==> flow/design.v <==
module single_port_mem
  #(
    parameter WIDTH = 8,
    parameter DEPTH = 64,
    parameter FILE = "",
    parameter INIT = 0
  )
  (
    input wire                     clock,
    input wire [WIDTH-1:0]         data,
    input wire [( 
  (DEPTH <= 2) ? 1 : 
  (DEPTH <= 4) ? 2 : 
  (DEPTH <= 8) ? 3 : 
  (DEPTH <= 16) ? 4 : 
  (DEPTH <= 32) ? 5 : 
  (DEPTH <= 64) ? 6 : 
  (DEPTH <= 128) ? 7 : 
  (DEPTH <= 256) ? 8 : 
  (DEPTH <= 512) ? 9 : 
  (DEPTH <= 1024) ? 10 : 
  (DEPTH <= 2048) ? 11 : 
  (DEPTH <= 4096) ? 12 : 
  (DEPTH <= 8192) ? 13 : 
  (DEPTH <= 16384) ? 14 : 
  (DEPTH <= 32768) ? 15 : 
  (DEPTH <= 65536) ? 16 : 
  (DEPTH <= 131072) ? 17 : 
  (DEPTH <= 262144) ? 18 : 
  (DEPTH <= 524288) ? 19 : 
  (DEPTH <= 1048576) ? 20 : 
  (DEPTH <= 2097152) ? 21 : 
  (DEPTH <= 4194304) ? 22 : 
  (DEPTH <= 8388608) ? 23 : 
  (DEPTH <= 16777216) ? 24 : 
  (DEPTH <= 33554432) ? 25 : 
  (DEPTH <= 67108864) ? 26 : 
  (DEPTH <= 134217728) ? 27 : 
  (DEPTH <= 268435456) ? 28 : 
  (DEPTH <= 536870912) ? 29 : 
  (DEPTH <= 1073741824) ? 30 : 
  -1)-1:0] address,
    input wire                     wr_en,
    output reg [WIDTH-1:0]         q
  );
  reg [WIDTH-1:0] mem [DEPTH-1:0] ;
  always @(posedge clock)
    begin
      if (wr_en)
        begin
          mem[address] <= data;
          q <= data;
        end
      q <= mem[address];
    end
endmodule
module delay
#(
  parameter WIDTH = 1,
  parameter DELAY = 1
)
(
  input  wire clk,
  input  wire rst,
  input  wire [WIDTH-1:0] din,
  output wire [WIDTH-1:0] dout
);
reg [WIDTH-1:0] level_buf [1:DELAY+1];
wire [WIDTH-1:0] level [0:DELAY];
assign level[0] = din;
genvar i;
generate
  for (i=0; i < DELAY; i=i+1)
    begin : gen_delay
      always @(posedge clk)
      begin
        if (rst) begin
          level_buf[i+1] <= {WIDTH{1'b0}};
        end
        else begin
          level_buf[i+1] <= level[i];
        end
      end
      assign level[i+1] = level_buf[i+1];
    end
endgenerate
assign dout = level[DELAY];
endmodule
module unit_adder 
#(
  parameter RADIX = 32
  )
(
  input wire carry_in,  
  input wire [RADIX-1:0] din_a,
  input wire [RADIX-1:0] din_b,
  output wire [RADIX-1:0] dout,
  output wire carry_out  
	);
wire [RADIX:0] dout_full;
assign dout_full = din_a + din_b + carry_in;
assign dout = dout_full[RADIX-1:0];
assign carry_out = dout_full[RADIX];
endmodule
module fp_adder 
  #(
  parameter RADIX = 32,
  parameter DIGITS = 14
  )
(
  input wire start,  
  input wire rst,
  input wire clk,
  input wire digit_in_valid,  
  input wire carry_in,
  input wire [RADIX-1:0] digit_a,
  input wire [RADIX-1:0] digit_b,
  output reg digit_out_valid,
  output reg [RADIX-1:0] digit_res,
  output reg done,   
  output reg carry_out
	);
reg running;
reg [( 
  (DIGITS <= 2) ? 1 : 
  (DIGITS <= 4) ? 2 : 
  (DIGITS <= 8) ? 3 : 
  (DIGITS <= 16) ? 4 : 
  (DIGITS <= 32) ? 5 : 
  (DIGITS <= 64) ? 6 : 
  (DIGITS <= 128) ? 7 : 
  (DIGITS <= 256) ? 8 : 
  (DIGITS <= 512) ? 9 : 
  (DIGITS <= 1024) ? 10 : 
  (DIGITS <= 2048) ? 11 : 
  (DIGITS <= 4096) ? 12 : 
  (DIGITS <= 8192) ? 13 : 
  (DIGITS <= 16384) ? 14 : 
  (DIGITS <= 32768) ? 15 : 
  (DIGITS <= 65536) ? 16 : 
  (DIGITS <= 131072) ? 17 : 
  (DIGITS <= 262144) ? 18 : 
  (DIGITS <= 524288) ? 19 : 
  (DIGITS <= 1048576) ? 20 : 
  (DIGITS <= 2097152) ? 21 : 
  (DIGITS <= 4194304) ? 22 : 
  (DIGITS <= 8388608) ? 23 : 
  (DIGITS <= 16777216) ? 24 : 
  (DIGITS <= 33554432) ? 25 : 
  (DIGITS <= 67108864) ? 26 : 
  (DIGITS <= 134217728) ? 27 : 
  (DIGITS <= 268435456) ? 28 : 
  (DIGITS <= 536870912) ? 29 : 
  (DIGITS <= 1073741824) ? 30 : 
  -1)-1:0] counter;
wire [RADIX-1:0] adder_din_a;
wire [RADIX-1:0] adder_din_b;
wire [RADIX-1:0] adder_dout;
reg adder_carry_in;
wire adder_carry_out;
assign adder_din_a = digit_in_valid ? digit_a : {RADIX{1'b0}};
assign adder_din_b = digit_in_valid ? digit_b : {RADIX{1'b0}}; 
always @(posedge clk) begin
  if (rst) begin
    running <= 1'b0;
    adder_carry_in <= 1'b0;
    counter <= {( 
  (DIGITS <= 2) ? 1 : 
  (DIGITS <= 4) ? 2 : 
  (DIGITS <= 8) ? 3 : 
  (DIGITS <= 16) ? 4 : 
  (DIGITS <= 32) ? 5 : 
  (DIGITS <= 64) ? 6 : 
  (DIGITS <= 128) ? 7 : 
  (DIGITS <= 256) ? 8 : 
  (DIGITS <= 512) ? 9 : 
  (DIGITS <= 1024) ? 10 : 
  (DIGITS <= 2048) ? 11 : 
  (DIGITS <= 4096) ? 12 : 
  (DIGITS <= 8192) ? 13 : 
  (DIGITS <= 16384) ? 14 : 
  (DIGITS <= 32768) ? 15 : 
  (DIGITS <= 65536) ? 16 : 
  (DIGITS <= 131072) ? 17 : 
  (DIGITS <= 262144) ? 18 : 
  (DIGITS <= 524288) ? 19 : 
  (DIGITS <= 1048576) ? 20 : 
  (DIGITS <= 2097152) ? 21 : 
  (DIGITS <= 4194304) ? 22 : 
  (DIGITS <= 8388608) ? 23 : 
  (DIGITS <= 16777216) ? 24 : 
  (DIGITS <= 33554432) ? 25 : 
  (DIGITS <= 67108864) ? 26 : 
  (DIGITS <= 134217728) ? 27 : 
  (DIGITS <= 268435456) ? 28 : 
  (DIGITS <= 536870912) ? 29 : 
  (DIGITS <= 1073741824) ? 30 : 
  -1){1'b0}};
    digit_out_valid <= 1'b0;
    done <= 1'b0;
    carry_out <= 1'b0;
    digit_res <= {DIGITS{1'b0}};
  end 
  else begin
    running <= done ? 1'b0 :
               start ? 1'b1 :
               running;
    adder_carry_in <= start ? carry_in :
                      digit_in_valid ?  adder_carry_out :
                      adder_carry_in;
    counter <= done ? {( 
  (DIGITS <= 2) ? 1 : 
  (DIGITS <= 4) ? 2 : 
  (DIGITS <= 8) ? 3 : 
  (DIGITS <= 16) ? 4 : 
  (DIGITS <= 32) ? 5 : 
  (DIGITS <= 64) ? 6 : 
  (DIGITS <= 128) ? 7 : 
  (DIGITS <= 256) ? 8 : 
  (DIGITS <= 512) ? 9 : 
  (DIGITS <= 1024) ? 10 : 
  (DIGITS <= 2048) ? 11 : 
  (DIGITS <= 4096) ? 12 : 
  (DIGITS <= 8192) ? 13 : 
  (DIGITS <= 16384) ? 14 : 
  (DIGITS <= 32768) ? 15 : 
  (DIGITS <= 65536) ? 16 : 
  (DIGITS <= 131072) ? 17 : 
  (DIGITS <= 262144) ? 18 : 
  (DIGITS <= 524288) ? 19 : 
  (DIGITS <= 1048576) ? 20 : 
  (DIGITS <= 2097152) ? 21 : 
  (DIGITS <= 4194304) ? 22 : 
  (DIGITS <= 8388608) ? 23 : 
  (DIGITS <= 16777216) ? 24 : 
  (DIGITS <= 33554432) ? 25 : 
  (DIGITS <= 67108864) ? 26 : 
  (DIGITS <= 134217728) ? 27 : 
  (DIGITS <= 268435456) ? 28 : 
  (DIGITS <= 536870912) ? 29 : 
  (DIGITS <= 1073741824) ? 30 : 
  -1){1'b0}} :
               running & digit_in_valid ? counter + 1 :
               counter;
    digit_out_valid <= digit_in_valid;
    digit_res <= digit_in_valid ? adder_dout : digit_res;
    done <= digit_in_valid & (counter == (DIGITS-1));
    carry_out <= digit_in_valid & (counter == (DIGITS-1)) ? adder_carry_out : carry_out;
  end
end
unit_adder #(.RADIX(RADIX)) unit_adder_inst (
  .din_a(adder_din_a),
  .din_b(adder_din_b),
  .carry_in(adder_carry_in),
  .carry_out(adder_carry_out),
  .dout(adder_dout)
  );
endmodule
module serial_comparator 
#(
  parameter RADIX = 32,
  parameter DIGITS = 14
  )
(
  input wire start,
  input wire rst,
  input wire clk,
  input wire digit_valid,
  input wire [RADIX-1:0] digit_a, 
  input wire [RADIX-1:0] digit_b, 
  output reg a_bigger_than_b,
  output reg done
);
reg comp_array [DIGITS-1:0];
reg [( 
  (DIGITS <= 2) ? 1 : 
  (DIGITS <= 4) ? 2 : 
  (DIGITS <= 8) ? 3 : 
  (DIGITS <= 16) ? 4 : 
  (DIGITS <= 32) ? 5 : 
  (DIGITS <= 64) ? 6 : 
  (DIGITS <= 128) ? 7 : 
  (DIGITS <= 256) ? 8 : 
  (DIGITS <= 512) ? 9 : 
  (DIGITS <= 1024) ? 10 : 
  (DIGITS <= 2048) ? 11 : 
  (DIGITS <= 4096) ? 12 : 
  (DIGITS <= 8192) ? 13 : 
  (DIGITS <= 16384) ? 14 : 
  (DIGITS <= 32768) ? 15 : 
  (DIGITS <= 65536) ? 16 : 
  (DIGITS <= 131072) ? 17 : 
  (DIGITS <= 262144) ? 18 : 
  (DIGITS <= 524288) ? 19 : 
  (DIGITS <= 1048576) ? 20 : 
  (DIGITS <= 2097152) ? 21 : 
  (DIGITS <= 4194304) ? 22 : 
  (DIGITS <= 8388608) ? 23 : 
  (DIGITS <= 16777216) ? 24 : 
  (DIGITS <= 33554432) ? 25 : 
  (DIGITS <= 67108864) ? 26 : 
  (DIGITS <= 134217728) ? 27 : 
  (DIGITS <= 268435456) ? 28 : 
  (DIGITS <= 536870912) ? 29 : 
  (DIGITS <= 1073741824) ? 30 : 
  -1)-1:0] counter;
reg running;
reg done_buf;
wire digit_a_bigger_than_b;
wire digit_a_equal_to_b;
assign digit_a_bigger_than_b = digit_valid & (digit_a > digit_b);
assign digit_a_equal_to_b = digit_valid & (digit_a == digit_b); 
always @(posedge clk) begin
  if (rst) begin
    comp_array[0] <= 1'b0;
    comp_array[1] <= 1'b0;
    comp_array[2] <= 1'b0;
    comp_array[3] <= 1'b0;
    comp_array[4] <= 1'b0;
    comp_array[5] <= 1'b0;
    comp_array[6] <= 1'b0;
    comp_array[7] <= 1'b0;
    comp_array[8] <= 1'b0;
    comp_array[9] <= 1'b0;
    comp_array[10] <= 1'b0;
    comp_array[11] <= 1'b0;
    comp_array[12] <= 1'b0;
    comp_array[13] <= 1'b0;
  end
  else begin
    comp_array[0] <= digit_valid & (counter == 0) ? digit_a_bigger_than_b :
                     digit_valid ? comp_array[0] & digit_a_equal_to_b :
                     comp_array[0];
    comp_array[1] <= digit_valid & (counter == 1) ? digit_a_bigger_than_b :
                     digit_valid ? comp_array[1] & digit_a_equal_to_b :
                     comp_array[1];
    comp_array[2] <= digit_valid & (counter == 2) ? digit_a_bigger_than_b :
                     digit_valid ? comp_array[2] & digit_a_equal_to_b :
                     comp_array[2];
    comp_array[3] <= digit_valid & (counter == 3) ? digit_a_bigger_than_b :
                     digit_valid ? comp_array[3] & digit_a_equal_to_b :
                     comp_array[3];
    comp_array[4] <= digit_valid & (counter == 4) ? digit_a_bigger_than_b :
                     digit_valid ? comp_array[4] & digit_a_equal_to_b :
                     comp_array[4];
    comp_array[5] <= digit_valid & (counter == 5) ? digit_a_bigger_than_b :
                     digit_valid ? comp_array[5] & digit_a_equal_to_b :
                     comp_array[5];
    comp_array[6] <= digit_valid & (counter == 6) ? digit_a_bigger_than_b :
                     digit_valid ? comp_array[6] & digit_a_equal_to_b :
                     comp_array[6];
    comp_array[7] <= digit_valid & (counter == 7) ? digit_a_bigger_than_b :
                     digit_valid ? comp_array[7] & digit_a_equal_to_b :
                     comp_array[7];
    comp_array[8] <= digit_valid & (counter == 8) ? digit_a_bigger_than_b :
                     digit_valid ? comp_array[8] & digit_a_equal_to_b :
                     comp_array[8];
    comp_array[9] <= digit_valid & (counter == 9) ? digit_a_bigger_than_b :
                     digit_valid ? comp_array[9] & digit_a_equal_to_b :
                     comp_array[9];
    comp_array[10] <= digit_valid & (counter == 10) ? digit_a_bigger_than_b :
                     digit_valid ? comp_array[10] & digit_a_equal_to_b :
                     comp_array[10];
    comp_array[11] <= digit_valid & (counter == 11) ? digit_a_bigger_than_b :
                     digit_valid ? comp_array[11] & digit_a_equal_to_b :
                     comp_array[11];
    comp_array[12] <= digit_valid & (counter == 12) ? digit_a_bigger_than_b :
                     digit_valid ? comp_array[12] & digit_a_equal_to_b :
                     comp_array[12];
    comp_array[13] <= digit_valid & (counter == 13) ? digit_a_bigger_than_b : comp_array[13];
  end
end
always @(posedge clk) begin
  if (rst) begin
    running <= 1'b0;
    done_buf <= 1'b0;
    done <= 1'b0;
    a_bigger_than_b <= 1'b0;
    counter <= {( 
  (DIGITS <= 2) ? 1 : 
  (DIGITS <= 4) ? 2 : 
  (DIGITS <= 8) ? 3 : 
  (DIGITS <= 16) ? 4 : 
  (DIGITS <= 32) ? 5 : 
  (DIGITS <= 64) ? 6 : 
  (DIGITS <= 128) ? 7 : 
  (DIGITS <= 256) ? 8 : 
  (DIGITS <= 512) ? 9 : 
  (DIGITS <= 1024) ? 10 : 
  (DIGITS <= 2048) ? 11 : 
  (DIGITS <= 4096) ? 12 : 
  (DIGITS <= 8192) ? 13 : 
  (DIGITS <= 16384) ? 14 : 
  (DIGITS <= 32768) ? 15 : 
  (DIGITS <= 65536) ? 16 : 
  (DIGITS <= 131072) ? 17 : 
  (DIGITS <= 262144) ? 18 : 
  (DIGITS <= 524288) ? 19 : 
  (DIGITS <= 1048576) ? 20 : 
  (DIGITS <= 2097152) ? 21 : 
  (DIGITS <= 4194304) ? 22 : 
  (DIGITS <= 8388608) ? 23 : 
  (DIGITS <= 16777216) ? 24 : 
  (DIGITS <= 33554432) ? 25 : 
  (DIGITS <= 67108864) ? 26 : 
  (DIGITS <= 134217728) ? 27 : 
  (DIGITS <= 268435456) ? 28 : 
  (DIGITS <= 536870912) ? 29 : 
  (DIGITS <= 1073741824) ? 30 : 
  -1){1'b0}};
  end 
  else begin
    running <= done ? 1'b0 :
               start ? 1'b1 :
               running;
    counter <= done ? {( 
  (DIGITS <= 2) ? 1 : 
  (DIGITS <= 4) ? 2 : 
  (DIGITS <= 8) ? 3 : 
  (DIGITS <= 16) ? 4 : 
  (DIGITS <= 32) ? 5 : 
  (DIGITS <= 64) ? 6 : 
  (DIGITS <= 128) ? 7 : 
  (DIGITS <= 256) ? 8 : 
  (DIGITS <= 512) ? 9 : 
  (DIGITS <= 1024) ? 10 : 
  (DIGITS <= 2048) ? 11 : 
  (DIGITS <= 4096) ? 12 : 
  (DIGITS <= 8192) ? 13 : 
  (DIGITS <= 16384) ? 14 : 
  (DIGITS <= 32768) ? 15 : 
  (DIGITS <= 65536) ? 16 : 
  (DIGITS <= 131072) ? 17 : 
  (DIGITS <= 262144) ? 18 : 
  (DIGITS <= 524288) ? 19 : 
  (DIGITS <= 1048576) ? 20 : 
  (DIGITS <= 2097152) ? 21 : 
  (DIGITS <= 4194304) ? 22 : 
  (DIGITS <= 8388608) ? 23 : 
  (DIGITS <= 16777216) ? 24 : 
  (DIGITS <= 33554432) ? 25 : 
  (DIGITS <= 67108864) ? 26 : 
  (DIGITS <= 134217728) ? 27 : 
  (DIGITS <= 268435456) ? 28 : 
  (DIGITS <= 536870912) ? 29 : 
  (DIGITS <= 1073741824) ? 30 : 
  -1){1'b0}} :
               (start | running) & digit_valid ? counter + 1 :
               counter;
    done_buf <= digit_valid & (counter == (DIGITS-1)) ? 1'b1 : 1'b0;
    done <= done_buf;
    a_bigger_than_b <= comp_array[0] | comp_array[1] | comp_array[2] | comp_array[3] | comp_array[4] | comp_array[5] | comp_array[6] | comp_array[7] | comp_array[8] | comp_array[9] | comp_array[10] | comp_array[11] | comp_array[12] | comp_array[13];
  end
end
wire comp_array_0;
wire comp_array_1;
wire comp_array_2;
wire comp_array_3;
wire comp_array_4;
wire comp_array_5;
wire comp_array_6;
wire comp_array_7;
wire comp_array_8;
wire comp_array_9;
wire comp_array_10;
wire comp_array_11;
wire comp_array_12;
wire comp_array_13;
assign comp_array_0 = comp_array[0];
assign comp_array_1 = comp_array[1];
assign comp_array_2 = comp_array[2];
assign comp_array_3 = comp_array[3];
assign comp_array_4 = comp_array[4];
assign comp_array_5 = comp_array[5];
assign comp_array_6 = comp_array[6];
assign comp_array_7 = comp_array[7];
assign comp_array_8 = comp_array[8];
assign comp_array_9 = comp_array[9];
assign comp_array_10 = comp_array[10];
assign comp_array_11 = comp_array[11];
assign comp_array_12 = comp_array[12];
assign comp_array_13 = comp_array[13];
endmodule
module fp2_sub_add_correction
#(
  parameter RADIX = 32,
  parameter DIGITS = 14,
  parameter DIGITS_LOG = ( 
  (DIGITS <= 2) ? 1 : 
  (DIGITS <= 4) ? 2 : 
  (DIGITS <= 8) ? 3 : 
  (DIGITS <= 16) ? 4 : 
  (DIGITS <= 32) ? 5 : 
  (DIGITS <= 64) ? 6 : 
  (DIGITS <= 128) ? 7 : 
  (DIGITS <= 256) ? 8 : 
  (DIGITS <= 512) ? 9 : 
  (DIGITS <= 1024) ? 10 : 
  (DIGITS <= 2048) ? 11 : 
  (DIGITS <= 4096) ? 12 : 
  (DIGITS <= 8192) ? 13 : 
  (DIGITS <= 16384) ? 14 : 
  (DIGITS <= 32768) ? 15 : 
  (DIGITS <= 65536) ? 16 : 
  (DIGITS <= 131072) ? 17 : 
  (DIGITS <= 262144) ? 18 : 
  (DIGITS <= 524288) ? 19 : 
  (DIGITS <= 1048576) ? 20 : 
  (DIGITS <= 2097152) ? 21 : 
  (DIGITS <= 4194304) ? 22 : 
  (DIGITS <= 8388608) ? 23 : 
  (DIGITS <= 16777216) ? 24 : 
  (DIGITS <= 33554432) ? 25 : 
  (DIGITS <= 67108864) ? 26 : 
  (DIGITS <= 134217728) ? 27 : 
  (DIGITS <= 268435456) ? 28 : 
  (DIGITS <= 536870912) ? 29 : 
  (DIGITS <= 1073741824) ? 30 : 
  -1), 
  parameter FILE_CONST_PX2 = "px2.mem",
  parameter FILE_CONST_PX4 = "px4.mem"
)
(
  input wire start,
  input wire rst,
  input wire clk,
  input wire [2:0] cmd,  
  input wire extension_field_op,  
  output wire mem_a_0_rd_en,
  output wire [DIGITS_LOG-1:0] mem_a_0_rd_addr,
  input  wire [RADIX-1:0] mem_a_0_dout,
  output wire mem_a_1_rd_en,
  output wire [DIGITS_LOG-1:0] mem_a_1_rd_addr,
  input  wire [RADIX-1:0] mem_a_1_dout,
  output wire mem_b_0_rd_en,
  output wire [DIGITS_LOG-1:0] mem_b_0_rd_addr,
  input  wire [RADIX-1:0] mem_b_0_dout,
  output wire mem_b_1_rd_en,
  output wire [DIGITS_LOG-1:0] mem_b_1_rd_addr,
  input  wire [RADIX-1:0] mem_b_1_dout,
  output wire px2_mem_rd_en,
  output wire [DIGITS_LOG-1:0] px2_mem_rd_addr,
  input  wire [RADIX-1:0] px2_mem_dout,
  output wire px4_mem_rd_en,
  output wire [DIGITS_LOG-1:0] px4_mem_rd_addr,
  input  wire [RADIX-1:0] px4_mem_dout,
  input wire mem_c_0_rd_en,
  input wire [DIGITS_LOG-1:0] mem_c_0_rd_addr,
  output  wire [RADIX-1:0] mem_c_0_dout,
  input wire mem_c_1_rd_en,
  input wire [DIGITS_LOG-1:0] mem_c_1_rd_addr,
  output  wire [RADIX-1:0] mem_c_1_dout,
  output reg busy,
  output reg done
);
wire left_adder_start;
wire left_adder_digit_in_valid;
wire left_adder_carry_in;
wire [RADIX-1:0] left_adder_digit_a;
wire [RADIX-1:0] left_adder_digit_b;
wire left_adder_digit_out_valid;
wire [RADIX-1:0] left_adder_digit_res;
wire left_adder_done;
wire left_adder_carry_out;
wire right_adder_start;
wire right_adder_digit_in_valid;
wire right_adder_carry_in;
wire [RADIX-1:0] right_adder_digit_a;
wire [RADIX-1:0] right_adder_digit_b;
wire right_adder_digit_out_valid;
wire [RADIX-1:0] right_adder_digit_res;
wire right_adder_done;
wire right_adder_carry_out;
reg left_comparator_start;
reg left_comparator_digit_valid;
wire [RADIX-1:0] left_comparator_digit_a;
wire [RADIX-1:0] left_comparator_digit_b;
wire left_comparator_a_bigger_than_b;
wire left_comparator_done;
wire right_comparator_start;
wire right_comparator_digit_valid;
wire [RADIX-1:0] right_comparator_digit_a;
wire [RADIX-1:0] right_comparator_digit_b;
wire right_comparator_a_bigger_than_b;
wire right_comparator_done;
wire mem_c_0_add_0_wr_en;
wire [DIGITS_LOG-1:0] mem_c_0_add_0_wr_addr;
wire [DIGITS_LOG-1:0] mem_c_0_wr_addr;
wire [RADIX-1:0] mem_c_0_add_0_din;
wire mem_c_0_add_0_rd_en;
wire [DIGITS_LOG-1:0] mem_c_0_add_0_rd_addr;
wire [RADIX-1:0] mem_c_0_add_0_dout;
wire mem_c_0_add_1_wr_en;
wire [DIGITS_LOG-1:0] mem_c_0_add_1_wr_addr;
wire [RADIX-1:0] mem_c_0_add_1_din; 
wire [RADIX-1:0] mem_c_0_add_1_dout; 
wire mem_c_1_add_0_wr_en;
wire [DIGITS_LOG-1:0] mem_c_1_add_0_wr_addr;
wire [RADIX-1:0] mem_c_1_add_0_din;
wire mem_c_1_add_0_rd_en;
wire [DIGITS_LOG-1:0] mem_c_1_add_0_rd_addr;
wire [RADIX-1:0] mem_c_1_add_0_dout;
wire mem_c_1_add_1_wr_en;
wire [DIGITS_LOG-1:0] mem_c_1_add_1_wr_addr;
wire [RADIX-1:0] mem_c_1_add_1_din; 
wire [RADIX-1:0] mem_c_1_add_1_dout; 
reg [DIGITS_LOG-1:0] rd_counter;
reg [DIGITS_LOG-1:0] rd_counter_buf;
reg add_0_running_pre;
reg add_0_running;
reg left_fpadd_correction_needed;
reg left_fpsub_correction_needed;
reg right_fpadd_correction_needed;
reg right_fpsub_correction_needed;
reg add_1_running_pre;
reg add_1_running;
reg add_counter;
wire comparator_enabled;
wire adder_1_start;
wire init_carry_in;
assign mem_c_0_dout = (cmd == 3'd3) ? mem_c_0_add_0_dout : mem_c_0_add_1_dout;
assign mem_c_1_dout = (cmd == 3'd3) ? mem_c_1_add_0_dout : mem_c_1_add_1_dout;
assign init_carry_in = (start & ((cmd == 3'd2) || (cmd == 3'd4) || (cmd == 3'd5)));
assign left_adder_start = start | adder_1_start;
assign left_adder_carry_in =  init_carry_in || (adder_1_start & left_fpadd_correction_needed);
assign left_adder_digit_in_valid = add_0_running | add_1_running;
assign left_adder_digit_a = add_0_running ? mem_a_0_dout :
                            add_1_running ? mem_c_0_add_0_dout :
                            {RADIX{1'b0}}; 
assign left_adder_digit_b = add_0_running & ((cmd == 3'd1) || (cmd == 3'd3)) ? mem_b_0_dout :
                            add_0_running ? ~(mem_b_0_dout) :
                            add_1_running & (cmd == 3'd1) & left_fpadd_correction_needed ? ~(px2_mem_dout) :
                            add_1_running & (((cmd == 3'd2) & left_fpsub_correction_needed) || (cmd == 3'd4)) ? px2_mem_dout :
                            add_1_running & (cmd == 3'd5)? px4_mem_dout :
                            {RADIX{1'b0}};
assign right_adder_start = left_adder_start & extension_field_op;
assign right_adder_carry_in = init_carry_in || ((cmd == 3'd1) & right_fpadd_correction_needed);
assign right_adder_digit_in_valid = left_adder_digit_in_valid & extension_field_op;
assign right_adder_digit_a = add_0_running & extension_field_op ? mem_a_1_dout :
                             add_1_running & extension_field_op ? mem_c_1_add_0_dout :
                            {RADIX{1'b0}}; 
assign right_adder_digit_b = add_0_running & extension_field_op & ((cmd == 3'd1) || (cmd == 3'd3)) ? mem_b_1_dout :
                             add_0_running & extension_field_op ? ~(mem_b_1_dout) :
                             add_1_running & extension_field_op & (cmd == 3'd1) & right_fpadd_correction_needed ? ~(px2_mem_dout) :
                             add_1_running & extension_field_op & (((cmd == 3'd2) & right_fpsub_correction_needed) || (cmd == 3'd4)) ? px2_mem_dout :
                             add_1_running & extension_field_op & (cmd == 3'd5)? px4_mem_dout :
                             {RADIX{1'b0}};
assign mem_a_0_rd_en = add_0_running_pre;
assign mem_a_0_rd_addr = mem_a_0_rd_en ? rd_counter : {DIGITS_LOG{1'b0}};
assign mem_b_0_rd_en = mem_a_0_rd_en;
assign mem_b_0_rd_addr = mem_a_0_rd_addr;
assign mem_c_0_add_0_wr_en = left_adder_digit_out_valid & (add_counter == 1'b0);
assign mem_c_0_add_0_wr_addr = (add_counter == 1'b0) ? mem_c_0_wr_addr : {DIGITS_LOG{1'b0}};
assign mem_c_0_add_0_din = (add_counter == 1'b0) ? left_adder_digit_res : {RADIX{1'b0}};
assign mem_c_0_add_0_rd_en = add_1_running_pre;
assign mem_c_0_add_0_rd_addr = (add_counter == 1'b1) ? rd_counter : {DIGITS_LOG{1'b0}};
assign mem_c_0_add_1_wr_en = left_adder_digit_out_valid & (add_counter == 1'b1);
assign mem_c_0_add_1_wr_addr = (add_counter == 1'b1) ? mem_c_0_wr_addr : {DIGITS_LOG{1'b0}};
assign mem_c_0_add_1_din = (add_counter == 1'b1) ? left_adder_digit_res : {RADIX{1'b0}};
assign mem_a_1_rd_addr = mem_a_0_rd_addr;
assign mem_a_1_rd_en = mem_a_0_rd_en;
assign mem_b_1_rd_addr = mem_b_0_rd_addr;
assign mem_b_1_rd_en = mem_b_0_rd_en;
assign mem_c_1_add_0_wr_en = extension_field_op & mem_c_0_add_0_wr_en;
assign mem_c_1_add_0_wr_addr = extension_field_op ? mem_c_0_add_0_wr_addr : {DIGITS_LOG{1'b0}};
assign mem_c_1_add_0_din = (add_counter == 1'b0) & extension_field_op ? right_adder_digit_res : {RADIX{1'b0}};
assign mem_c_1_add_0_rd_en = extension_field_op & add_1_running_pre;
assign mem_c_1_add_0_rd_addr = extension_field_op ? mem_c_0_add_0_rd_addr : {DIGITS_LOG{1'b0}};
assign mem_c_1_add_1_wr_en = extension_field_op & mem_c_0_add_1_wr_en;
assign mem_c_1_add_1_wr_addr = extension_field_op ? mem_c_0_add_1_wr_addr : {DIGITS_LOG{1'b0}};
assign mem_c_1_add_1_din = extension_field_op & (add_counter == 1'b1) ? right_adder_digit_res : {RADIX{1'b0}};
assign comparator_enabled = (add_counter == 1'b0) & (cmd == 3'd1);
assign left_comparator_digit_a = comparator_enabled ? left_adder_digit_res : {RADIX{1'b0}};
assign left_comparator_digit_b = comparator_enabled ? px2_mem_dout : {RADIX{1'b0}};
assign right_comparator_start = left_comparator_start & extension_field_op;
assign right_comparator_digit_valid = left_comparator_digit_valid & extension_field_op;
assign right_comparator_digit_a = comparator_enabled & extension_field_op ? right_adder_digit_res : {RADIX{1'b0}};
assign right_comparator_digit_b = extension_field_op ? left_comparator_digit_b : {RADIX{1'b0}};
assign px2_mem_rd_en = (cmd == 3'd1) || (((cmd == 3'd2) || (cmd == 3'd4)) & add_1_running_pre);
assign px2_mem_rd_addr = (add_1_running_pre & px2_mem_rd_en) ? rd_counter : 
                         px2_mem_rd_en ? rd_counter_buf :
                         {DIGITS_LOG{1'b0}};
assign px4_mem_rd_en = (cmd == 3'd5) & add_1_running_pre;
assign px4_mem_rd_addr = px4_mem_rd_en ? rd_counter : {DIGITS_LOG{1'b0}}; 
always @(posedge clk) begin
  if (rst) begin
    add_0_running_pre <= 1'b0;
    add_0_running <= 1'b0;
    add_1_running_pre <= 1'b0;
    add_1_running <= 1'b0;
    busy <= 1'b0;
    done <= 1'b0;
    add_counter <= 1'b0;  
    rd_counter <= {DIGITS_LOG{1'b0}};
    rd_counter_buf <= {DIGITS_LOG{1'b0}};
    left_comparator_start <= 1'b0;
    left_comparator_digit_valid <= 1'b0; 
    left_fpadd_correction_needed <= 1'b0;
    right_fpadd_correction_needed <= 1'b0;
    left_fpsub_correction_needed <= 1'b0; 
    right_fpsub_correction_needed <= 1'b0;  
  end 
  else begin
    add_0_running_pre <= start ? 1'b1 :
                         (rd_counter == (DIGITS-1)) ? 1'b0 :
                         add_0_running_pre;
    add_0_running <= add_0_running_pre;
    add_1_running_pre <= adder_1_start ? 1'b1 :  
                         (rd_counter == (DIGITS-1)) ? 1'b0 :
                         add_1_running_pre;
    add_1_running <= add_1_running_pre;
    add_counter <= start | done ? 1'b0 :
                   left_adder_done ? 1'b1 :
                   add_counter;
    busy <= start ? 1'b1 :
            done ? 1'b0 :
            busy;
    rd_counter <= start | adder_1_start ? {DIGITS_LOG{1'b0}} :  
                  busy & (rd_counter < (DIGITS-1)) ? rd_counter + 1 :
                  rd_counter;
    rd_counter_buf <= rd_counter;
    left_comparator_start <= left_adder_start & (add_counter == 1'b0) & (cmd == 3'd1);
    left_comparator_digit_valid <= (add_counter == 1'b0) & (cmd == 3'd1) ? left_adder_digit_in_valid : 1'b0; 
    left_fpadd_correction_needed <= start | done ? 1'b0 :
                                    (cmd == 3'd1) & left_comparator_a_bigger_than_b & left_comparator_done ? 1'b1 :
                                    left_fpadd_correction_needed;
    right_fpadd_correction_needed <= start | done ? 1'b0 :
                                    (cmd == 3'd1) & right_comparator_a_bigger_than_b & right_comparator_done ? 1'b1 :
                                    right_fpadd_correction_needed;
    left_fpsub_correction_needed <= start | done ? 1'b0 :
                                    (mem_c_0_add_0_wr_en & (mem_c_0_add_0_wr_addr == (DIGITS-1))) ? mem_c_0_add_0_din[RADIX-1] :
                                    left_fpsub_correction_needed;
    right_fpsub_correction_needed <= start | done ? 1'b0 :
                                    (mem_c_1_add_0_wr_en & (mem_c_1_add_0_wr_addr == (DIGITS-1))) ? mem_c_1_add_0_din[RADIX-1] :
                                    right_fpsub_correction_needed;
    done <= (cmd == 3'd3) ? mem_c_0_add_0_wr_en & (mem_c_0_wr_addr == (DIGITS-1)) :
            (add_counter == 1'b1) & mem_c_0_add_1_wr_en & (mem_c_0_wr_addr == (DIGITS-1));
  end
end
fp_adder #(.RADIX(RADIX), .DIGITS(DIGITS)) fp_left_adder_inst (
  .start(left_adder_start),
  .rst(rst),
  .clk(clk),
  .digit_in_valid(left_adder_digit_in_valid),
  .carry_in(left_adder_carry_in),
  .digit_a(left_adder_digit_a),
  .digit_b(left_adder_digit_b),
  .digit_out_valid(left_adder_digit_out_valid),
  .digit_res(left_adder_digit_res),
  .done(left_adder_done),
  .carry_out(left_adder_carry_out)
  );
fp_adder #(.RADIX(RADIX), .DIGITS(DIGITS)) fp_right_adder_inst (
  .start(right_adder_start),
  .rst(rst),
  .clk(clk),
  .digit_in_valid(right_adder_digit_in_valid),
  .carry_in(right_adder_carry_in),
  .digit_a(right_adder_digit_a),
  .digit_b(right_adder_digit_b),
  .digit_out_valid(right_adder_digit_out_valid),
  .digit_res(right_adder_digit_res),
  .done(right_adder_done),
  .carry_out(right_adder_carry_out)
  );
serial_comparator #(.RADIX(RADIX), .DIGITS(DIGITS)) left_serial_comparator_inst (
  .start(left_comparator_start),
  .rst(rst),
  .clk(clk),
  .digit_valid(left_comparator_digit_valid), 
  .digit_a(left_comparator_digit_a),
  .digit_b(left_comparator_digit_b), 
  .a_bigger_than_b(left_comparator_a_bigger_than_b),
  .done(left_comparator_done)
  );
serial_comparator #(.RADIX(RADIX), .DIGITS(DIGITS)) right_serial_comparator_inst (
  .start(right_comparator_start),
  .rst(rst),
  .clk(clk),
  .digit_valid(right_comparator_digit_valid), 
  .digit_a(right_comparator_digit_a),
  .digit_b(right_comparator_digit_b), 
  .a_bigger_than_b(right_comparator_a_bigger_than_b),
  .done(right_comparator_done)
  );
single_port_mem #(.WIDTH(RADIX), .DEPTH(DIGITS)) single_port_mem_inst_c_0_add_0 (  
  .clock(clk),
  .data(mem_c_0_add_0_din),
  .address(mem_c_0_add_0_wr_en ? mem_c_0_add_0_wr_addr : (mem_c_0_add_0_rd_en ? mem_c_0_add_0_rd_addr : mem_c_0_rd_addr)),
  .wr_en(mem_c_0_add_0_wr_en),
  .q(mem_c_0_add_0_dout)
  );
single_port_mem #(.WIDTH(RADIX), .DEPTH(DIGITS)) single_port_mem_inst_c_0_add_1 (  
  .clock(clk),
  .data(mem_c_0_add_1_din),
  .address(mem_c_0_add_1_wr_en ? mem_c_0_add_1_wr_addr : mem_c_0_rd_addr),
  .wr_en(mem_c_0_add_1_wr_en),
  .q(mem_c_0_add_1_dout)
  );
single_port_mem #(.WIDTH(RADIX), .DEPTH(DIGITS)) single_port_mem_inst_c_1_add_0 (  
  .clock(clk),
  .data(mem_c_1_add_0_din),
  .address(mem_c_1_add_0_wr_en ? mem_c_1_add_0_wr_addr : (mem_c_1_add_0_rd_en ? mem_c_1_add_0_rd_addr : mem_c_1_rd_addr)),
  .wr_en(mem_c_1_add_0_wr_en),
  .q(mem_c_1_add_0_dout)
  );
single_port_mem #(.WIDTH(RADIX), .DEPTH(DIGITS)) single_port_mem_inst_c_1_add_1 (  
  .clock(clk),
  .data(mem_c_1_add_1_din),
  .address(mem_c_1_add_1_wr_en ? mem_c_1_add_1_wr_addr : mem_c_1_rd_addr),
  .wr_en(mem_c_1_add_1_wr_en),
  .q(mem_c_1_add_1_dout)
  );
delay #(.WIDTH(1), .DELAY(3)) delay_inst_adder_1_start (
  .clk(clk),
  .rst(rst),
  .din(left_adder_done & (add_counter == 1'b0) & (cmd != 3'd3)),
  .dout(adder_1_start)
  );
delay #(.WIDTH(DIGITS_LOG), .DELAY(1)) delay_inst_mem_c_0_wr_addr (
  .clk(clk),
  .rst(rst),
  .din(rd_counter_buf),
  .dout(mem_c_0_wr_addr)
  );
endmodule
Ticket comment

Reports on fp2_sub_add_correction
Each step is given for the RTL above and for the edited RTL. Lines under "unedited" count in the file above, lines under "edited" in the edited file. "difference": "edited" minus "unedited" as printed here. "rel. change": 100 x difference / "unedited". Library cell names are shortened. The mark n/a stands for no value.

Top: fp2_sub_add_correction. Clock input: clk. Library: sky130hd. Timing corner: tt_025C_1v80.

Edit of the RTL
The edit as a unified diff against the file above. The edit is scripted, without regard to the design's behaviour, which it may alter; it was not made to optimise anything.

```diff
@@ -312,21 +312,5 @@
 assign digit_a_equal_to_b = digit_valid & (digit_a == digit_b); 
 always @(posedge clk) begin
-  if (rst) begin
-    comp_array[0] <= 1'b0;
-    comp_array[1] <= 1'b0;
-    comp_array[2] <= 1'b0;
-    comp_array[3] <= 1'b0;
-    comp_array[4] <= 1'b0;
-    comp_array[5] <= 1'b0;
-    comp_array[6] <= 1'b0;
-    comp_array[7] <= 1'b0;
-    comp_array[8] <= 1'b0;
-    comp_array[9] <= 1'b0;
-    comp_array[10] <= 1'b0;
-    comp_array[11] <= 1'b0;
-    comp_array[12] <= 1'b0;
-    comp_array[13] <= 1'b0;
-  end
-  else begin
+  begin
     comp_array[0] <= digit_valid & (counter == 0) ? digit_a_bigger_than_b :
                      digit_valid ? comp_array[0] & digit_a_equal_to_b :
```

Word level
Counts by Yosys on the flattened word-level netlist (proc, flatten, opt, wreduce). Print and check cells are left out. Cells with the same type and inputs are merged into one. Memory sizes are those after Yosys's memory passes, which may raise the word count (mostly to a power of two), join words into wider ones and drop unused or constant bits.

Word-level totals: memories (unedited 4, edited 4, difference 0, rel. change 0.00%); input port bits (unedited 209, edited 209, difference 0, rel. change 0.00%); word-level cells (unedited 431, edited 431, difference 0, rel. change 0.00%); flip-flop bits (word level) (unedited 145, edited 145, difference 0, rel. change 0.00%); RAM bits (unedited 1792, edited 1792, difference 0, rel. change 0.00%); word width x clocked read ports (unedited 128, edited 128, difference 0, rel. change 0.00%).

Cells by class: multiplexer cells (unedited 120, edited 120, difference 0, rel. change 0.00%); bitwise logic cells (unedited 145, edited 145, difference 0, rel. change 0.00%); order comparisons (unedited 3, edited 3, difference 0, rel. change 0.00%); reductions and logical operators (unedited 47, edited 47, difference 0, rel. change 0.00%); eq/ne operators (unedited 39, edited 39, difference 0, rel. change 0.00%); add/sub/neg operators (unedited 8, edited 8, difference 0, rel. change 0.00%).

Memory list: words x width with read and write ports (unedited single_port_mem_inst_c_0_add_0.mem 14x32 r1 w1; single_port_mem_inst_c_0_add_1.mem 14x32 r1 w1; single_port_mem_inst_c_1_add_0.mem 14x32 r1 w1; single_port_mem_inst_c_1_add_1.mem 14x32 r1 w1, edited single_port_mem_inst_c_0_add_0.mem 14x32 r1 w1; single_port_mem_inst_c_0_add_1.mem 14x32 r1 w1; single_port_mem_inst_c_1_add_0.mem 14x32 r1 w1; single_port_mem_inst_c_1_add_1.mem 14x32 r1 w1).

Unchanged operator kinds not shown: 25.

Longest topological paths
Depth = most cells in a row (Yosys ltp): at word level without a register or memory, in the mapped netlist without a sequential cell, where the memories' decode and read muxes count.

Depth: word-level depth (unedited 13, edited 13, difference 0, rel. change 0.00%); ABC_AREA (unedited 0, edited 0); gate-level depth with buffers (unedited 20, edited 20, difference 0, rel. change 0.00%); depth with buffers taken out (unedited 19, edited 17, difference -2, rel. change -10.53%).

After synthesis
The flow's flattened synthesis, as Yosys stat reports it; memories are mapped. The netlist is that of the ABC_AREA named above (0 if unset); the other value can give another one.

Cells by type: nand2_1 (unedited 547, edited 1047, difference +500, rel. change +91.41%); nand3_1 (unedited 78, edited 222, difference +144, rel. change +184.62%); a21oi_1 (unedited 160, edited 295, difference +135, rel. change +84.38%); a211oi_1 (unedited 151, edited 20, difference -131, rel. change -86.75%); clkbuf_1 (unedited 236, edited 352, difference +116, rel. change +49.15%); and2_1 (unedited 198, edited 114, difference -84, rel. change -42.42%); o21ai_1 (unedited 30, edited 103, difference +73, rel. change +243.33%); o21ai_0 (unedited 129, edited 200, difference +71, rel. change +55.04%); and3_1 (unedited 79, edited 147, difference +68, rel. change +86.08%); mux4_2 (unedited 352, edited 288, difference -64, rel. change -18.18%); buf_2 (unedited 85, edited 39, difference -46, rel. change -54.12%); o22ai_1 (unedited 40, edited 1, difference -39, rel. change -97.50%); or4_1 (unedited 2, edited 36, difference +34, rel. change +1700.00%); mux2i_1 (unedited 78, edited 45, difference -33, rel. change -42.31%); buf_1 (unedited 17, edited 49, difference +32, rel. change +188.24%); o211a_1 (unedited 1, edited 33, difference +32, rel. change +3200.00%); nor2_1 (unedited 205, edited 235, difference +30, rel. change +14.63%); a221oi_1 (unedited 64, edited 35, difference -29, rel. change -45.31%).

Unchanged cell types not shown: 7. Not every row of either side is listed.

Synthesis totals: flip-flop cells (unedited 2065, edited 2065, difference 0, rel. change 0.00%); synthesis area (um^2) (unedited 86842.0, edited 89216.8, difference +2374.8, rel. change +2.73%); buffers (unedited 367, edited 458, difference +91, rel. change +24.80%); cell count (unedited 5552, edited 6435, difference +883, rel. change +15.90%).

The figures by module come from a second, unflattened synthesis with its own total; it is not the netlist above.

Unflattened totals: cells (unflattened synthesis) (unedited 5459, edited 5551, difference +92, rel. change +1.69%); area total of the unflattened synthesis (um^2) (unedited 89086.7, edited 90037.6, difference +950.9, rel. change +1.07%).

Each row is one instance without its submodules.

Modules, unedited: single_port_mem (seq. area 14093.5 um^2, cells 768, area 17649.4 um^2, instances 4); fp2_sub_add_correction (seq. area 420.4 um^2, cells 999, area 7209.4 um^2, instances 1); serial_comparator (seq. area 440.4 um^2, cells 244, area 1946.9 um^2, instances 2); fp_adder (seq. area 820.8 um^2, cells 210, area 1909.3 um^2, instances 2); unit_adder #(RADIX=32) (seq. area 0.0 um^2, cells 233, area 1691.6 um^2, instances 2); delay (seq. area 80.1 um^2, cells 8, area 105.1 um^2, instances 1); delay (seq. area 60.1 um^2, cells 6, area 78.8 um^2, instances 1).

Modules, edited: single_port_mem (seq. area 14093.5 um^2, cells 768, area 17649.4 um^2, instances 4); fp2_sub_add_correction (seq. area 420.4 um^2, cells 979, area 7274.5 um^2, instances 1); serial_comparator (seq. area 580.6 um^2, cells 300, area 2389.8 um^2, instances 2); fp_adder (seq. area 820.8 um^2, cells 210, area 1909.3 um^2, instances 2); unit_adder #(RADIX=32) (seq. area 0.0 um^2, cells 233, area 1691.6 um^2, instances 2); delay (seq. area 80.1 um^2, cells 8, area 105.1 um^2, instances 1); delay (seq. area 60.1 um^2, cells 6, area 78.8 um^2, instances 1).

Worst setup path after synthesis
OpenSTA on the mapped netlist: ideal clock, no wires. The path of least setup slack (recovery checks aside). Input and output delay are each 20% of the period. Register names are those of the netlist, which keeps one name where synthesis merged equal registers.

Path post-synthesis: kind (unedited input -> register, edited input -> register); from (unedited in mem_c_0_rd_addr[3], edited in extension_field_op); to (unedited mem single_port_mem_inst_c_0_add_0.mem[12][0], edited mem single_port_mem_inst_c_1_add_0.mem[1][0]); delay of the path (ns) (unedited 5.788, edited 4.856, difference -0.932, rel. change -16.10%); setup slack (ns) (unedited -1.788, edited -0.856, difference +0.932); required time (ns) (unedited 4.405, edited 4.498, difference +0.093, rel. change +2.11%); stages (unedited 2, edited 8, difference +6, rel. change +300.00%); data arrival time (ns) (unedited 6.193, edited 5.354, difference -0.839, rel. change -13.55%); period (ns) (unedited 5.0, edited 5.0, difference 0.0, rel. change 0.00%); launch time at the first pin (ns) (unedited 1.000, edited 1.000, difference 0.000, rel. change 0.00%); setup time (ns) (unedited 0.595, edited 0.502, difference -0.093); synthesis period reached (ns) (unedited 6.788, edited 5.856, difference -0.932, rel. change -13.73%).

"delay of the path" = arrival - input delay + setup time. "stages": output pins that drive a net of the path, with the launching flip-flop's if there is one; two outputs of one cell count as two. "synthesis period reached" = period - worst setup slack (recovery checks aside). The figure is calculated, with input and output delays left at 20% of the set period. Between the ends stands the longest chain of elaborated cells between them, by number of cells; it is not shown to be the way that was timed. Of several equally long chains one is given. A line is the first line of the expression or statement that the cell stems from. Yosys adds cells for indexed reads and writes and turns some case tables into memories.

Between the ends, post-synthesis, unedited:
Cell sequence: nand2_1 > a2111oi_0. Under cells in the longest elaborated chain stands 3. Under elaborated cells on any way between the ends stands 3. Under source lines of those cells stands 2. Those cells by class: 3 x mux.

RTL lines, path post-synthesis, unedited: from (decl) (RTL line 548) `input wire [DIGITS_LOG-1:0] mem_c_0_rd_addr,`; 4-bit 2-to-1 mux x2 (RTL line 789) `.address(mem_c_0_add_0_wr_en ? mem_c_0_add_0_wr_addr : (mem_c_0_add_0_rd_en ? mem_c_0_add_0_rd_addr : mem_c_0_ ...`; 4-bit 2-to-1 mux (RTL line 49) `if (wr_en)`; to (decl) (RTL line 46) `reg [WIDTH-1:0] mem [DEPTH-1:0] ;`.

edited: The path ends at the enable pin of a flip-flop; only ways to that pin are counted.

Between the ends, post-synthesis, edited:
Cell sequence: nor2b_1 > nand2_1 > or2_1 > and2_1 > buf_2 > buf_2 > buf_1 > nor4_1. Under cells in the longest elaborated chain stands 4. Under elaborated cells on any way between the ends stands 8. Under source lines of those cells stands 6. Those cells by class: 6 x mux; 2 x logic.

RTL lines, path post-synthesis, edited: from (decl) (RTL line 512) `input wire extension_field_op,`; 4-bit 2-to-1 mux (RTL line 652) `assign mem_c_1_add_0_rd_addr = extension_field_op ? mem_c_0_add_0_rd_addr : {DIGITS_LOG{1'b0}};`; 4-bit 2-to-1 mux x2 (RTL line 787) `.address(mem_c_1_add_0_wr_en ? mem_c_1_add_0_wr_addr : (mem_c_1_add_0_rd_en ? mem_c_1_add_0_rd_addr : mem_c_1_ ...`; 4-bit 2-to-1 mux (RTL line 49) `if (wr_en)`; to (decl) (RTL line 46) `reg [WIDTH-1:0] mem [DEPTH-1:0] ;`.

Worst path after layout
From the final timing report of each run of pair A: the path of least setup slack in the routed layout; clock arrival at registers is part of the times.

Path after layout: kind (unedited input -> output, edited input -> register); from (unedited in cmd[2], edited in cmd[2]); to (unedited out px2_mem_rd_addr[2], edited reg fp_left_adder_inst.digit_res[31]); setup slack (ns) (unedited 0.22, edited 0.34, difference +0.12); setup time (ns) (edited 0.16); data arrival time (ns) (unedited 3.78, edited 5.33, difference +1.55, rel. change +41.01%); stages (unedited 9, edited 21, difference +12, rel. change +133.33%); launch time at the first pin (ns) (unedited 1.00, edited 1.00, difference 0.00, rel. change 0.00%); period (ns) (unedited 5.0, edited 5.0, difference 0.0, rel. change 0.00%); external output delay (ns) (unedited 1.00); required time (ns) (unedited 4.00, edited 5.67, difference +1.67, rel. change +41.75%).

Between the ends stands the longest chain of elaborated cells between them, by number of cells; it is not shown to be the way that was timed. Of several equally long chains one is given.

Between the ends, after layout, unedited:
Cell sequence: clkdlybuf4s50_1 > nand2b_4 > buf_4 > buf_12 > a21boi_1 > a22oi_1 > o21ai_0 > buf_4 > clkdlybuf4s50_1. Under cells in the longest elaborated chain stands 6. Under elaborated cells on any way between the ends stands 9. Those cells by class: 3 x eq/ne; 2 x mux; 2 x logic; 2 x reduce/logical.

RTL lines, path after layout, unedited: from (decl) (RTL line 527) `input wire [2:0] cmd,`; 3-bit by 2-bit == test with 1-bit output (RTL line 679) `assign px2_mem_rd_en = (cmd == 3'd1) || (((cmd == 3'd2) || (cmd == 3'd4)) & add_1_running_pre);`; 1-bit logical OR (RTL line 679); 1-bit bitwise AND (RTL line 679); 1-bit logical OR (RTL line 679); 4-bit 2-to-1 mux (RTL line 681) `px2_mem_rd_en ? rd_counter_buf :`; 4-bit 2-to-1 mux (RTL line 680) `assign px2_mem_rd_addr = (add_1_running_pre & px2_mem_rd_en) ? rd_counter :`; to (decl) (RTL line 542) `output wire [DIGITS_LOG-1:0] px2_mem_rd_addr,`.

Between the ends, after layout, edited:
Cell sequence: clkdlybuf4s50_1 > buf_4 > nand2b_4 > nor2_2 > nand3_1 > buf_4 > nor2_1 > a221oi_1 > buf_4 > o21ai_0 > ha_1 > buf_4 > o21ai_0 > nor3_1 > o21ai_0 > buf_4 > o22ai_1 > a2111oi_2 > nor4_1 > mux2i_1 > o311ai_0. Under cells in the longest elaborated chain stands 11. Under elaborated cells on any way between the ends stands 21. Those cells by class: 2 x add/sub; 5 x eq/ne; 6 x mux; 6 x logic; 2 x reduce/logical.

RTL lines, path after layout, edited: from (decl) (RTL line 511) `input wire [2:0] cmd,`; 3-bit by 2-bit == test with 1-bit output (RTL line 617) `add_1_running & (((cmd == 3'd2) & left_fpsub_correction_needed) || (cmd == 3'd4)) ? px2_mem_dout :`; 1-bit bitwise AND (RTL line 617); 1-bit logical OR (RTL line 617); 1-bit bitwise AND (RTL line 617); 32-bit 2-to-1 mux (RTL line 617); 32-bit 2-to-1 mux (RTL line 616) `add_1_running & (cmd == 3'd1) & left_fpadd_correction_needed ? ~(px2_mem_dout) :`; 32-bit 2-to-1 mux (RTL line 615) `add_0_running ? ~(mem_b_0_dout) :`; 32-bit 2-to-1 mux (RTL line 614) `assign left_adder_digit_b = add_0_running & ((cmd == 3'd1) || (cmd == 3'd3)) ? mem_b_0_dout :`; 32-bit 2-to-1 mux (RTL line 162) `assign adder_din_b = digit_in_valid ? digit_b : {RADIX{1'b0}};`; 32-bit by 32-bit adder with 33-bit output (RTL line 101) `assign dout_full = din_a + din_b + carry_in;`; 33-bit by 1-bit adder with 33-bit output (RTL line 101); to (assign) (RTL line 202) `digit_res <= {DIGITS{1'b0}};`; to (assign) (RTL line 246) `digit_res <= digit_in_valid ? adder_dout : digit_res;`; to (decl) (RTL line 119) `output reg [RADIX-1:0] digit_res,`.

Flow runs
Runs of the flow (Yosys, OpenROAD) on both versions; the two runs of a pair have the same settings. The constraints put input and output delay at 20% of the set period each and load the outputs with 0.01 pF.

Flow settings, pair A:
The figure for CORE_UTILIZATION is 40. PLACE_DENSITY: 0.6. Under period_ns stands 5.0. CAP_MARGIN: 20. For CORE_MARGIN the number is 2. For SLEW_MARGIN the number is 20.

Final reports, pair A: die size (um^2) (unedited 220848.0, edited 226838.0, difference +5990.0, rel. change +2.71%); standard-cell area after routing (um^2) (unedited 102835.0, edited 106052.0, difference +3217.0, rel. change +3.13%); total power of the final layout (uW) (unedited 36065, edited 36626, difference +561, rel. change +1.56%); setup slack of the worst path (ns) (unedited 0.217, edited 0.341, difference +0.124); achieved clock period (ns) (unedited 4.783, edited 4.659, difference -0.124, rel. change -2.59%); Yosys chip area after synthesis (um^2) (unedited 86842.0, edited 89216.8, difference +2374.8, rel. change +2.73%).

Flow settings, pair B:
The entry for ABC_AREA reads 1. CAP_MARGIN: 5. Under CORE_ASPECT_RATIO stands 0.85. The figure for CORE_UTILIZATION is 49. For CTS_CLUSTER_SIZE the number is 55. For GPL_ROUTABILITY_DRIVEN the number is 1. The entry for GPL_TIMING_DRIVEN reads 1. For PLACE_DENSITY_LB_ADDON the number is 0.13. For SLEW_MARGIN the number is 0. TNS_END_PERCENT: 30. Under period_ns stands 5.71. For CORE_MARGIN the number is 2.

Final reports, pair B: die size (um^2) (unedited 184368.0, edited 191410.0, difference +7042.0, rel. change +3.82%); standard-cell area after routing (um^2) (unedited 102628.0, edited 105298.0, difference +2670.0, rel. change +2.60%); total power of the final layout (uW) (unedited 32105, edited 32498, difference +393, rel. change +1.22%); setup slack of the worst path (ns) (unedited 0.132, edited 0.763, difference +0.631); achieved clock period (ns) (unedited 5.578, edited 4.947, difference -0.631, rel. change -11.31%); Yosys chip area after synthesis (um^2) (unedited 88658.8, edited 92078.3, difference +3419.5, rel. change +3.86%).

By "achieved clock period" is meant the clock period of the run minus its worst setup slack. This is arithmetic on one report: input and output delays are still those of the set period (20% each). By "total power of the final layout" is meant OpenSTA's value without simulated activity: inputs other than the clock are taken to toggle once in ten clock periods, and the tool carries that through the logic.
